==> flow/design.v <==
 module ADDER_TREE#(parameter DATA_IN_WIDTH = 8,DATA_OUT_WIDTH = 16)
							(clk,rst_n,ena,data_in1,data_in2,data_out,done,	pipe
							);
 input clk,rst_n,ena;
 input [DATA_IN_WIDTH - 1:0] data_in1,data_in2;
 output [DATA_OUT_WIDTH:0] data_out;
 output done;
 reg signed done;
 reg signed [DATA_OUT_WIDTH:0] data_out;
output [6:0] pipe;
reg signed [6:0] pipe;
wire data_in2_b0,data_in2_b1,data_in2_b2,data_in2_b3,data_in2_b4,data_in2_b5,data_in2_b6,data_in2_b7;
wire [DATA_IN_WIDTH - 1:0] M_wire0,M_wire1,M_wire2,M_wire3,M_wire4,M_wire5,M_wire6,M_wire7;
reg signed  [DATA_IN_WIDTH - 1:0] M_reg0,M_reg1,M_reg2,M_reg3,M_reg4,M_reg5,M_reg6,M_reg7;
reg signed  [DATA_IN_WIDTH:0] M_reg_ls1_0,M_reg_ls1_1,M_reg_ls1_2,M_reg_ls1_3,M_reg_ls1_4,M_reg_ls1_5,M_reg_ls1_6,M_reg_ls1_7;
reg signed  [DATA_IN_WIDTH + 1:0] Adder_reg1_0,Adder_reg1_1,Adder_reg1_2,Adder_reg1_3;
reg signed  [DATA_IN_WIDTH + 3:0] Adder_reg1_ls2_0,Adder_reg1_ls2_1,Adder_reg1_ls2_2,Adder_reg1_ls2_3,Adder_reg2_0,Adder_reg2_1;
reg signed  [DATA_IN_WIDTH + DATA_IN_WIDTH - 1:0] Adder_reg2_ls4_0,Adder_reg2_ls4_1;
reg signed  [DATA_IN_WIDTH + DATA_IN_WIDTH - 1:0] Adder_reg3_1;
assign data_in2_b0 = data_in2[0];
assign data_in2_b1 = data_in2[1];
assign data_in2_b2 = data_in2[2];
assign data_in2_b3 = data_in2[3];
assign data_in2_b4 = data_in2[4];
assign data_in2_b5 = data_in2[5];
assign data_in2_b6 = data_in2[6];
assign data_in2_b7 = data_in2[7];
assign M_wire0 = data_in2_b0 ? data_in1 : 0;
assign M_wire1 = data_in2_b1 ? data_in1 : 0;
assign M_wire2 = data_in2_b2 ? data_in1 : 0;
assign M_wire3 = data_in2_b3 ? data_in1 : 0;
assign M_wire4 = data_in2_b4 ? data_in1 : 0;
assign M_wire5 = data_in2_b5 ? data_in1 : 0;
assign M_wire6 = data_in2_b6 ? data_in1 : 0;
assign M_wire7 = data_in2_b7 ? data_in1 : 0;
always @(posedge clk or negedge rst_n)
  begin
    if(!rst_n)
	   begin
		   M_reg0 <= 0;
			M_reg1 <= 0;
			M_reg2 <= 0;
			M_reg3 <= 0;
			M_reg4 <= 0;
			M_reg5 <= 0;
			M_reg6 <= 0;
			M_reg7 <= 0;
			pipe[0] <= 0;
		end
	 else
	   begin
		  if(ena)
		    begin
			   M_reg0 <= M_wire0;
				M_reg1 <= M_wire1;
				M_reg2 <= M_wire2;
				M_reg3 <= M_wire3;
				M_reg4 <= M_wire4;
				M_reg5 <= M_wire5;
				M_reg6 <= M_wire6;
				M_reg7 <= M_wire7;
				pipe[0] <= 1;
			 end
		end
  end
always @(posedge clk or negedge rst_n)
  begin
    if(!rst_n)
	   begin
		   M_reg_ls1_0 <= 0;
			M_reg_ls1_1 <= 0;
			M_reg_ls1_2 <= 0;
			M_reg_ls1_3 <= 0;
			M_reg_ls1_4 <= 0;
			M_reg_ls1_5 <= 0;
			M_reg_ls1_6 <= 0;
			M_reg_ls1_7 <= 0;
			pipe[1] <= 0;
		end
	 else
	   begin
		  if(pipe[0])
		    begin
			   M_reg_ls1_0 <= M_reg0;
				M_reg_ls1_1 <= {M_reg1[7:0],1'b0};
				M_reg_ls1_2 <= M_reg2;
				M_reg_ls1_3 <= {M_reg3[7:0],1'b0};
				M_reg_ls1_4 <= M_reg4;
				M_reg_ls1_5 <= {M_reg5[7:0],1'b0};
				M_reg_ls1_6 <= M_reg6;
				M_reg_ls1_7 <= {M_reg7[7:0],1'b0};
				pipe[1] <= 1;
			 end
		end
  end
always @(posedge clk or negedge rst_n)
  begin
    if(!rst_n)
	   begin
		   Adder_reg1_0 <= 0;
			Adder_reg1_1 <= 0;
			Adder_reg1_2 <= 0;
			Adder_reg1_3 <= 0;
			pipe[2] <= 0;
		end
	 else
	   begin
		  if(pipe[1])
		    begin
			   Adder_reg1_0 <= M_reg_ls1_0 + M_reg_ls1_1;
				Adder_reg1_1 <= M_reg_ls1_2 + M_reg_ls1_3;
				Adder_reg1_2 <= M_reg_ls1_4 + M_reg_ls1_5;
				Adder_reg1_3 <= M_reg_ls1_6 + M_reg_ls1_7;
				pipe[2] <= 1;
			 end
		end
  end
always @(posedge clk or negedge rst_n)
  begin
    if(!rst_n)
	   begin
		   Adder_reg1_ls2_0 <= 0;
			Adder_reg1_ls2_1 <= 0;
			Adder_reg1_ls2_2 <= 0;
			Adder_reg1_ls2_3 <= 0;
			pipe[3] <= 0;
		end
	 else
	   begin
		  if(pipe[2])
		    begin
			   Adder_reg1_ls2_0 <= Adder_reg1_0;
				Adder_reg1_ls2_1 <= {Adder_reg1_1[9:0],2'b0};
				Adder_reg1_ls2_2 <= Adder_reg1_2;
				Adder_reg1_ls2_3 <= {Adder_reg1_3[9:0],2'b0};
				pipe[3] <= 1;
			 end
		end
  end
 always @(posedge clk or negedge rst_n)
  begin
    if(!rst_n)
	   begin
		   Adder_reg2_0 <= 0;
			Adder_reg2_1 <= 0;
			pipe[4] <= 0;
		end
	 else
	   begin
		  if(pipe[3])
		    begin
			   Adder_reg2_0 <= Adder_reg1_ls2_0 + Adder_reg1_ls2_1;
				Adder_reg2_1 <= Adder_reg1_ls2_2 + Adder_reg1_ls2_3;
				pipe[4] <= 1;
			 end
		end
  end
  always @(posedge clk or negedge rst_n)
  begin
    if(!rst_n)
	   begin
		   Adder_reg2_ls4_0 <= 0;
		   Adder_reg2_ls4_1 <= 0;
			pipe[5] <= 0;
		end
	 else
	   begin
		  if(pipe[4])
		    begin
				Adder_reg2_ls4_0 <= Adder_reg2_0;
				Adder_reg2_ls4_1 <= {Adder_reg2_1[11:0],4'b0};
				pipe[5] <= 1;
			 end
		end
  end
 always @(posedge clk or negedge rst_n)
  begin
    if(!rst_n)
	   begin
		   Adder_reg3_1 <= 0;
			pipe[6] <= 0;
		end
	 else
	   begin
		  if(pipe[5])
		    begin
			   Adder_reg3_1 <= Adder_reg2_ls4_0 + Adder_reg2_ls4_1;
				pipe[6] <= 1;
			 end
		end
  end
always @(posedge clk or negedge rst_n)
  begin
    if(!rst_n)
	   begin
		  data_out <= 0;
		  done <= 0; 
		end
	 else
	   begin
		  if(pipe[6])
		    begin
			  data_out <= Adder_reg3_1;
			  done <= 1'b1;
			 end
		end
  end
 endmodule 
From RTL to reports: ADDER_TREE:

The steps from the RTL of ADDER_TREE to its reports follow in flow order.
Line numbers count from 1 in the design file above.
Operators: Yosys type, input widths -> output width; for muxes data width and select width s.
Library cell names are shortened.
Not given: --

* top module: ADDER_TREE
* clock port: clk
* library: sky130hd
* library corner: tt_025C_1v80

After elaboration:

Counts by Yosys on the flattened word-level netlist (proc, flatten, opt, wreduce; memories kept). Register bits leave out memories and registers merged into their read ports (data or address); mux counts leave out enables and synchronous resets folded into registers. Print and check cells are left out. Cells with the same type and inputs are merged into one.

* add/sub/neg operators: 7
* multipliers: 0
* divide/modulo/power cells: 0
* order comparisons: 0
* equal/unequal tests: 0
* shift operators: 0
* mux-type cells: 8
* bitwise logic cells: 0
* reduce/logical cells: 0

Operators with widths (number)
* $mux 8: 8
* $add 8x9->10: 4
* $add 10x12->12: 2
* $add 12x16->16: 1

* flip-flop bits (word level): 296
* latch bits: 0
* memory bits (writable): 0
* memory bits (read-only): 0
* clocked read ports x word width: 0
* memory cells: 0
* output and inout port bits: 25
* word-level cells: 53

Longest topological paths:

Depth = most cells in a row (Yosys ltp): at word level without a register or memory, in the mapped netlist without a sequential cell, where the memories' decode and read muxes count.

* word-level depth: 1
* ABC_AREA: 0
* mapped depth: 8
* depth with buffers taken out: 8

Mapped cells and area:

Source: synth_stat.txt of the flow (Yosys; design flattened, memories mapped). It holds for the ABC_AREA given above (unset counts as 0); a run with the other value may have another netlist.

* cell count: 1124
* mapped area: 0.0135205 mm^2
* sequential part of the area: 0.0074071 mm^2
* mapped flip-flops: 296

Cell types (number)
* dfrtp_1: 296
* mux2_2: 187
* ha_1: 61
* o21ai_0: 99
* nand3_1: 67
* inv_1: 78
* xnor2_1: 24
* a21oi_1: 37
* nor2_1: 39
* clkbuf_1: 38
* fa_1: 7
* a21o_1: 16
* nand2_1: 27
* nor2b_1: 13
* a211oi_1: 10
* buf_2: 14
* xor2_1: 8
* o31ai_1: 8

Other cell types: 32; their cells: 95.

Path before layout:

Source: OpenSTA report_checks on the synthesized netlist (no wires, ideal clock, input and output delay 20% of the period each), path of least setup slack; recovery checks are left aside. Register names are those of the netlist, which keeps one name where synthesis merged equal registers.

* path type: register to register
* start: register M_reg_ls1_2[1]
* end: register Adder_reg1_1[7]
* period: 4000 ps
* library setup time: 120 ps
* launch time at the first pin: 0 ps
* arrival: 1947 ps
* required time: 3880 ps
* slack: 1933 ps
* delay of the path: 2067 ps
* driving pins on the path: 8
* path buffers: 0
* synthesis period reached: 2067 ps

"delay of the path" = arrival - input delay + setup time.
"driving pins on the path": output pins that drive a net of the path, with the launching flip-flop's if there is one; two outputs of one cell count as two.
"synthesis period reached" = period - worst setup slack (recovery checks aside). The figure is calculated, with input and output delays left at 20% of the set period.
Between the ends stands the longest chain of elaborated cells between them, by number of cells; it is not shown to be the way that was timed. Of several equally long chains one is given.
Each line given opens the expression or statement behind the cell; cells for indexed reads and writes are added by Yosys, which also makes memories of some case tables.

* cell sequence: dfrtp_1 > ha_1 > fa_1 > a21oi_1 > o21ai_0 > o21ai_0 > or3b_1 > a31o_2
* cells in the longest elaborated chain: 1
* elaborated cells between the ends (all ways): 1
* RTL lines with such cells: 1
* classes of those cells: add/sub: 1

RTL lines, path post-synthesis
* start: declaration: RTL line 15 `reg signed  [DATA_IN_WIDTH:0] M_reg_ls1_0,M_reg_ls1_1,M_reg_ls1_2,M_reg_ls1_3,M_reg_ls1_4,M_reg_ls1_5,M_reg_ls ...`
* start: assignment: RTL line 72 `M_reg_ls1_2 <= 0;`
* start: assignment: RTL line 86 `M_reg_ls1_2 <= M_reg2;`
* $add 8x9->10: RTL line 111 `Adder_reg1_1 <= M_reg_ls1_2 + M_reg_ls1_3;`
* end: assignment: RTL line 101 `Adder_reg1_1 <= 0;`
* end: assignment: RTL line 111
* end: declaration: RTL line 16 `reg signed  [DATA_IN_WIDTH + 1:0] Adder_reg1_0,Adder_reg1_1,Adder_reg1_2,Adder_reg1_3;`

Path in the finished layout:

From the final timing report of run 1: the path of least setup slack in the routed layout; clock arrival at registers is part of the times.
The path's times are printed in steps of 10 ps; the period is the one set.

* path type: register to output
* start: register pipe[1]
* end: output port pipe[1]
* period: 5440 ps
* external output delay: 1090 ps
* launch time at the first pin: 560 ps
* arrival: 2310 ps
* required time: 4350 ps
* slack: 2040 ps
* driving pins on the path: 2
* path buffers: 1

* cell sequence: dfrtp_2 > clkdlybuf4s50_1
* cells in the longest elaborated chain: 0
* elaborated cells between the ends (all ways): 0
* RTL lines with such cells: 0

RTL lines, path post-layout
* start: declaration: RTL line 10 `output [6:0] pipe;`
* start: assignment: RTL line 78 `pipe[1] <= 0;`
* start: assignment: RTL line 92 `pipe[1] <= 1;`
* end: declaration: RTL line 10

Add stored flow runs of ADDER_TREE

Settings and measured results of 6 stored flow runs for module ADDER_TREE (sky130hd), not sorted in any way. The constraints put input and output delay at 20% of the set period each and load the outputs with 0.01 pF.
"clock period reached": clock period set for the run, less the worst setup slack. It is reckoned from that one timing run; input and output delays stay at 20% of the period that was set.
"time on the worst setup path" = time allowed to the worst setup path (clock period - input delay - output delay, where it has them) - its slack; a late launch clock adds to it, a late capture clock takes from it.
"total power of the final layout": no workload was simulated; the value follows from the tool's default switching activity.
"time on the worst setup path" is known to 10 ps.

### Run 1

Settings: `CAP_MARGIN=10`, `CELL_PAD_IN_SITES_GLOBAL_PLACEMENT=1`, `CORE_UTILIZATION=55`, `GPL_ROUTABILITY_DRIVEN=1`, `GPL_TIMING_DRIVEN=1`, `PLACE_DENSITY=0.9`, `SETUP_SLACK_MARGIN=0.79`, `period_ns=5.44`, `CORE_MARGIN=2`, `SLEW_MARGIN=20`

- Synthesized cell area: 0.0135205 mm^2
- Area of the die: 0.0258534 mm^2
- Standard-cell area after layout: 0.0152008 mm^2
- Utilization of the finished layout: 0.627
- Setup slack of the worst path: 2,042 ps
- Total negative slack on setup checks: 0 ps
- Total power of the final layout: 6.713 mW
- Clock period reached: 3,398 ps
- Time on the worst setup path: 2,310 ps
- Critical path type: register to output

### Run 2

Settings: `CORE_UTILIZATION=40`, `period_ns=3.04`, `CAP_MARGIN=20`, `CORE_MARGIN=2`, `SLEW_MARGIN=20`

- Synthesized cell area: 0.0135205 mm^2
- Area of the die: 0.0352876 mm^2
- Standard-cell area after layout: 0.0155374 mm^2
- Utilization of the finished layout: 0.465
- Setup slack of the worst path: 492 ps
- Total negative slack on setup checks: 0 ps
- Total power of the final layout: 12.253 mW
- Clock period reached: 2,548 ps
- Time on the worst setup path: 1,940 ps
- Critical path type: register to output

### Run 3

Settings: `CORE_UTILIZATION=40`, `SETUP_SLACK_MARGIN=0.01`, `period_ns=3.04`, `CAP_MARGIN=20`, `CORE_MARGIN=2`, `SLEW_MARGIN=20`

- Synthesized cell area: 0.0135205 mm^2
- Area of the die: 0.0352876 mm^2
- Standard-cell area after layout: 0.0155374 mm^2
- Utilization of the finished layout: 0.465
- Setup slack of the worst path: 492 ps
- Total negative slack on setup checks: 0 ps
- Total power of the final layout: 12.253 mW
- Clock period reached: 2,548 ps
- Time on the worst setup path: 1,940 ps
- Critical path type: register to output

### Run 4

Settings: `ABC_AREA=1`, `CELL_PAD_IN_SITES_DETAIL_PLACEMENT=1`, `CORE_ASPECT_RATIO=1.43`, `CORE_MARGIN=7`, `CTS_CLUSTER_DIAMETER=268`, `CTS_CLUSTER_SIZE=69`, `MIN_ROUTING_LAYER=met2`, `SETUP_SLACK_MARGIN=-0.09`, `period_ns=3.05`, `CAP_MARGIN=20`, `CORE_UTILIZATION=40`, `SLEW_MARGIN=20`

- Synthesized cell area: 0.0137357 mm^2
- Area of the die: 0.0398061 mm^2
- Standard-cell area after layout: 0.0149131 mm^2
- Utilization of the finished layout: 0.438
- Setup slack of the worst path: 498 ps
- Total negative slack on setup checks: 0 ps
- Total power of the final layout: 10.039 mW
- Clock period reached: 2,552 ps
- Time on the worst setup path: 1,940 ps
- Critical path type: register to output

### Run 5

Settings: `ABC_AREA=0`, `CELL_PAD_IN_SITES_DETAIL_PLACEMENT=0`, `CORE_ASPECT_RATIO=1.43`, `CORE_MARGIN=7`, `CTS_CLUSTER_DIAMETER=268`, `CTS_CLUSTER_SIZE=69`, `MIN_ROUTING_LAYER=met1`, `SETUP_SLACK_MARGIN=-0.09`, `SLEW_MARGIN=35`, `period_ns=3.05`, `CAP_MARGIN=20`, `CORE_UTILIZATION=40`

- Synthesized cell area: 0.0135205 mm^2
- Area of the die: 0.0392272 mm^2
- Standard-cell area after layout: 0.0146916 mm^2
- Utilization of the finished layout: 0.441
- Setup slack of the worst path: 457 ps
- Total negative slack on setup checks: 0 ps
- Total power of the final layout: 9.855 mW
- Clock period reached: 2,593 ps
- Time on the worst setup path: 1,980 ps
- Critical path type: register to output

### Run 6

Settings: `CORE_UTILIZATION=32`, `period_ns=3.04`, `CAP_MARGIN=20`, `CORE_MARGIN=2`, `SLEW_MARGIN=20`

- Synthesized cell area: 0.0135205 mm^2
- Area of the die: 0.0439112 mm^2
- Standard-cell area after layout: 0.0155712 mm^2
- Utilization of the finished layout: 0.372
- Setup slack of the worst path: 446 ps
- Total negative slack on setup checks: 0 ps
- Total power of the final layout: 12.044 mW
- Clock period reached: 2,594 ps
- Time on the worst setup path: 1,990 ps
- Critical path type: register to output
